==> flow/design.v <==
module i16_mul(
    input signed [15:0] A,
    input signed [15:0] B,
    output signed [31:0] P
);
assign P = A * B;
endmodule
module i18_mul(
    input signed [17:0] A,
    input signed [15:0] B_coef,
    output signed [33:0] P
);
assign P = A * B_coef;
endmodule
module i36_acc(
    input signed [33:0] A,
    input signed [31:0] B,
    input signed [35:0] _Z,
    output signed [35:0] S
);
wire signed [35:0] A_ext = {{2{A[33]}}, A};
wire signed [35:0] B_ext = {{4{B[31]}}, B};
assign S = A_ext + B_ext + _Z;
endmodule
module i36_delay(
    input CLK,
    input RST,
    input signed [35:0] STORE,
    output reg signed [35:0] READ
);
always @ (posedge CLK, negedge RST) begin
    if (!RST) begin
        READ <= 0;
    end else begin
        READ <= STORE;
    end
end
endmodule
module i36_trunc(
    input signed [35:0] A,
    output reg signed [15:0] B_sat,
    output reg signed [17:0] B
);
wire signed [35:0] shifted_inter = (A >>> 14);
wire signed [21:0] shifted = shifted_inter[21:0];
always @(*) begin
    B = $signed(shifted[17:0]);
    if (shifted > 22'sd32767) B_sat = 16'sd32767;
    else if (shifted < -22'sd32768) B_sat = -16'sd32768;
    else B_sat = $signed(shifted[15:0]);
end
endmodule
module i16_biquad(
    input CLK, RST,
    input unsigned [15:0] A,
    output signed [15:0] B,
    input signed [15:0] b_0,
    input signed [15:0] b_1,
    input signed [15:0] b_2,
    input signed [15:0] a_1,
    input signed [15:0] a_2
);
wire signed [17:0] feedback;
wire signed [31:0] P_b0;
wire signed [31:0] P_b1;
wire signed [31:0] P_b2;
wire signed [33:0] P_a1;
wire signed [33:0] P_a2;
wire signed [35:0] S_0;
wire signed [35:0] S_1;
wire signed [35:0] S_2;
wire signed [35:0] Z_0;
wire signed [35:0] Z_1;
i16_mul mul_b0(
    .A(A),
    .B(b_0),
    .P(P_b0)
);
i16_mul mul_b1(
    .A(A),
    .B(b_1),
    .P(P_b1)
);
i16_mul mul_b2(
    .A(A),
    .B(b_2),
    .P(P_b2)
);
i18_mul mul_a1(
    .A(feedback),
    .B_coef(a_1),
    .P(P_a1)
);
i18_mul mul_a2(
    .A(feedback),
    .B_coef(a_2),
    .P(P_a2)
);
i36_acc ACC_0(
    .A(P_a2),
    .B(P_b2),
    ._Z(36'sd0),
    .S(S_0)
);
i36_acc ACC_1(
    .A(P_a1),
    .B(P_b1),
    ._Z(Z_0),
    .S(S_1)
);
i36_acc ACC_2(
    .A(34'sd0),
    .B(P_b0),
    ._Z(Z_1),
    .S(S_2)
);
i36_delay DELAY_0(
    .CLK(CLK),
    .RST(RST),
    .STORE(S_0),
    .READ(Z_0)
);
i36_delay DELAY_1(
    .CLK(CLK),
    .RST(RST),
    .STORE(S_1),
    .READ(Z_1)
);
i36_trunc OUT(
    .A(S_2),
    .B(feedback),
    .B_sat(B)
);
endmodule
# From RTL to reports: i16_biquad
# What the tools print for i16_biquad, step after step.
# Line numbers count from 1 in the design file above.
# Cell names lack the library's common part.
# The mark - stands for no value.
[design]
top = "i16_biquad"
clock_port = "CLK"
cell_library = "sky130hd"
pvt_corner = "tt_025C_1v80"

# Word level
# Source: Yosys, flattened and elaborated, memories not mapped. Widths are those after wreduce; folded enables and synchronous resets count as part of the registers. Registers that Yosys merges into a memory's read port (data or address) are not register bits. Print and check cells do not count. Equal cells are merged and count once.
[op_classes]
addsub = 4
multipliers = 5
div = 0
cmp = 2
equal = 0
n_shift = 0
mux = 2
bitwise = 0
reduce_and_logical = 0
[op_table]
columns = ["op", "count"]
rows = [
  ["multiplier 16 x 16 -> 32 bit", 3],
  ["multiplier 18 x 16 -> 34 bit", 2],
  ["adder 34 x 32 -> 35 bit", 2],
  ["adder 32 x 36 -> 36 bit", 1],
  ["adder 35 x 35 -> 36 bit", 1],
  ["two-way mux 16 bit", 2],
  ["greater-than comparator 22 x 16 -> 1 bit (second input constant)", 1],
  ["< comparator 22 x 16 -> 1 bit (second input constant)", 1],
]
[bits]
regBits = 71
latchBits = 0
mem_bits_rw = 0
rom_bits = 0
clocked_rd_ports_x_width = 0
n_memories = 0
input_bits = 98
output_inout_bits = 16
elab_cells = 15

# Longest topological paths
# Yosys ltp: most cells in a row. Word level: on the elaborated netlist, between registers, memories and ports. Mapped: between sequential cells and ports; inverters and the memories' decode and read muxes count.
[depth]
word_depth = 5
ABC_AREA = 1
depth_mapped = 59
depth_no_buf = 55

# Synthesis result
# The flow's flattened synthesis, as Yosys stat reports it; memories are mapped. The netlist is that of the ABC_AREA named above (0 if unset); the other value can give another one.
# The area totals of this step are shown rounded.
[by_type]
columns = ["cell", "count", "type_area_um2"]
rows = [
  ["fa_1", 1629, 3.26E+04],
  ["inv_1", 2290, 8.6E+03],
  ["ha_1", 402, 5.03E+03],
  ["nand2_1", 1292, 4.85E+03],
  ["dfrtp_1", 71, 1.78E+03],
  ["nor2_1", 450, 1689.12],
  ["clkbuf_1", 192, 720.691],
  ["xor2_1", 60, 525.504],
  ["a21oi_1", 85, 425.408],
  ["xnor2_1", 39, 341.578],
  ["o21ai_0", 46, 230.221],
  ["nand3_1", 44, 220.211],
  ["nand2_2", 28, 175.168],
  ["buf_1", 44, 165.158],
  ["a21o_1", 15, 112.608],
  ["buf_2", 22, 110.106],
  ["o21bai_1", 13, 97.594],
  ["nor3_1", 16, 80.077],
]
# Not listed: further types 30, cells in them 104.
[synth_totals]
mapped_cells = 6842
synth_area_um2 = 58500
sequential_area_um2 = 1780
ffs = 71
buffers = 263

# Timing after synthesis
# Source: OpenSTA report_checks on the synthesized netlist (no wires, ideal clock, input and output delay 20% of the period each), path of least setup slack; recovery checks are left aside. Register names are those of the netlist, which keeps one name where synthesis merged equal registers.
[synth_path]
kind = "input to register"
start = "in A[15]"
end = "reg DELAY_1.READ[34]"
tclk_ps = 16000
input_delay_ps = 3200
setup_time_ps = 117
t_first_pin_ps = 3200
arrival_time_ps = 15737
required_ps = 15883
setup_slack_ps = 146
delay_ps = 12654
driving_pins = 49
path_buffers = 3
period_less_setup_slack_ps = 15854
# "delay_ps" = arrival - input delay + setup time.
# "driving_pins" counts driving pins, that of a launching flip-flop among them; a cell with two outputs on the path counts twice.
# "period_less_setup_slack_ps" = period - worst setup slack (recovery checks aside). The figure is calculated, with input and output delays left at 20% of the set period.
# Between the ends stands the longest chain of elaborated cells between them, by number of cells; it is not shown to be the way that was timed. Of several equally long chains one is given.
# Each line given opens the expression or statement behind the cell; cells for indexed reads and writes are added by Yosys, which also makes memories of some case tables.
[synth_between]
path_cell_list = "clkbuf_1 > clkbuf_1 > nand2_1 > inv_1 > fa_1 > fa_1 > inv_1 > fa_1 > fa_1 > inv_1 > fa_1 > inv_1 > fa_1 > inv_1 > ha_1 > nand2_1 > nor2_1 > nand2_1 > [13 not listed] > inv_1 > fa_1 > inv_1 > fa_1 > inv_1 > fa_1 > inv_1 > fa_1 > inv_1 > ha_1 > a21oi_1 > o21ai_0 > nand2_1 > o211ai_1 > a221oi_1 > nand2_1 > nand2_1 > nand2_1"
elab_chain_len = 5
cells_between = 6
lines_between = 3
classes_between = "3 x add/sub; 3 x mul"
[synth_rtl]
columns = ["element", "line_no", "source"]
rows = [
  ["start: declaration", 55, "input unsigned [15:0] A,"],
  ["multiplier 16 x 16 -> 32 bit", 6, "assign P = A * B;"],
  ["adder 32 x 36 -> 36 bit", 23, "assign S = A_ext + B_ext + _Z;"],
  ["multiplier 18 x 16 -> 34 bit", 13, "assign P = A * B_coef;"],
  ["adder 34 x 32 -> 35 bit", 23, ""],
  ["adder 35 x 35 -> 36 bit", 23, ""],
  ["end: assignment", 33, "READ <= 0;"],
  ["end: assignment", 35, "READ <= STORE;"],
  ["end: declaration", 29, "output reg signed [35:0] READ"],
]

# Path in the finished layout
# From the final timing report of stored run 2: the path of least setup slack in the routed layout; clock arrival at registers is part of the times.
# The report prints the path's times to 10 ps; the period is as set.
[layout_path]
kind = "input to register"
start = "in A[10]"
end = "reg DELAY_0.READ[22]"
tclk_ps = 23700
input_delay_ps = 4740
setup_time_ps = 180
t_first_pin_ps = 4740
arrival_time_ps = 21370
required_ps = 23980
setup_slack_ps = 2610
driving_pins = 48
path_buffers = 3
# Between the ends stands the longest chain of elaborated cells between them, by number of cells; it is not shown to be the way that was timed. Of several equally long chains one is given.
[layout_between]
path_cell_list = "clkbuf_2 > clkbuf_1 > nand2_1 > fa_1 > fa_1 > fa_1 > fa_1 > inv_1 > fa_1 > inv_1 > fa_1 > inv_1 > ha_1 > nand2_1 > o21ai_0 > inv_1 > nand3_1 > a21oi_1 > [12 not listed] > inv_1 > fa_1 > inv_1 > fa_1 > inv_1 > fa_1 > inv_1 > fa_1 > inv_1 > ha_1 > nand2_1 > nand2_1 > o21bai_1 > a21oi_1 > o21ai_0 > nand2_1 > nand2_1 > xor2_1"
elab_chain_len = 4
cells_between = 5
lines_between = 3
classes_between = "2 x add/sub; 3 x mul"
[layout_rtl]
columns = ["element", "line_no", "source"]
rows = [
  ["start: declaration", 55, "input unsigned [15:0] A,"],
  ["multiplier 16 x 16 -> 32 bit", 6, "assign P = A * B;"],
  ["adder 32 x 36 -> 36 bit", 23, "assign S = A_ext + B_ext + _Z;"],
  ["multiplier 18 x 16 -> 34 bit", 13, "assign P = A * B_coef;"],
  ["adder 34 x 32 -> 35 bit", 23, ""],
  ["end: assignment", 33, "READ <= 0;"],
  ["end: assignment", 35, "READ <= STORE;"],
  ["end: declaration", 29, "output reg signed [35:0] READ"],
]

# Top module i16_biquad; platform sky130hd; tools Yosys and OpenROAD; 3 stored runs in no particular order. Input and output delays are each 20% of the period that was set; the output load is 0.01 pF.
# "period_less_ws_ps" means the clock period less the worst setup slack. The figure is calculated, with input and output delays left at 20% of the set period.
# By "worst_path_allowed_less_slack_ps" is meant the share of the clock period that the worst setup path is allowed (20% is reserved at inputs, 20% at outputs), minus its slack. Clock arrival times at its registers enter into it.
# "worst_path_allowed_less_slack_ps" is given in steps of 10 ps.
# Measured values are rounded.

[[run]]
name = "stored run 1"
[run.settings]
ABC_AREA = 0
CAP_MARGIN = 20
CELL_PAD_IN_SITES_DETAIL_PLACEMENT = 2
CELL_PAD_IN_SITES_GLOBAL_PLACEMENT = 0
CORE_ASPECT_RATIO = 0.94
CORE_MARGIN = 7
CORE_UTILIZATION = 68
CTS_CLUSTER_DIAMETER = 150
GPL_ROUTABILITY_DRIVEN = 1
GPL_TIMING_DRIVEN = 0
MIN_ROUTING_LAYER = "met2"
PLACE_DENSITY_LB_ADDON = 0.06
SETUP_SLACK_MARGIN = 0.36
TNS_END_PERCENT = 100
period_ns = 23.7
SLEW_MARGIN = 20
[run.results]
outcome = "not finished: placement ended with a tool error"

[[run]]
name = "stored run 2"
[run.settings]
ABC_AREA = 1
CAP_MARGIN = 20
CELL_PAD_IN_SITES_DETAIL_PLACEMENT = 2
CELL_PAD_IN_SITES_GLOBAL_PLACEMENT = 1
CORE_ASPECT_RATIO = 0.94
CORE_MARGIN = 7
CORE_UTILIZATION = 18
GPL_ROUTABILITY_DRIVEN = 1
GPL_TIMING_DRIVEN = 0
HOLD_SLACK_MARGIN = 0.26
MIN_ROUTING_LAYER = "met2"
PLACE_DENSITY_LB_ADDON = 0.06
SETUP_SLACK_MARGIN = 0.36
TNS_END_PERCENT = 65
period_ns = 23.7
SLEW_MARGIN = 20
[run.results]
stdcell_area_um2 = 65500
post_synth_area_um2 = 58500
period_less_ws_ps = 21095
ws_hold_ps = 853
total_die_area_um2 = 341000
worst_path_allowed_less_slack_ps = 16350
worst_path_kind = "input to register"
setup_ws_ps = 2610

[[run]]
name = "stored run 3"
[run.settings]
ABC_AREA = 0
CELL_PAD_IN_SITES_GLOBAL_PLACEMENT = 1
CORE_ASPECT_RATIO = 1.46
CORE_MARGIN = 9
CORE_UTILIZATION = 65
CTS_CLUSTER_DIAMETER = 311
MAX_ROUTING_LAYER = "met4"
PLACE_DENSITY_LB_ADDON = 0.02
SETUP_SLACK_MARGIN = 5.0
period_ns = 23.6
CAP_MARGIN = 20
SLEW_MARGIN = 20
[run.results]
stdcell_area_um2 = 60100
post_synth_area_um2 = 57500
period_less_ws_ps = 17921
ws_hold_ps = 726
total_die_area_um2 = 99600
worst_path_allowed_less_slack_ps = 13200
worst_path_kind = "input to register"
setup_ws_ps = 5680
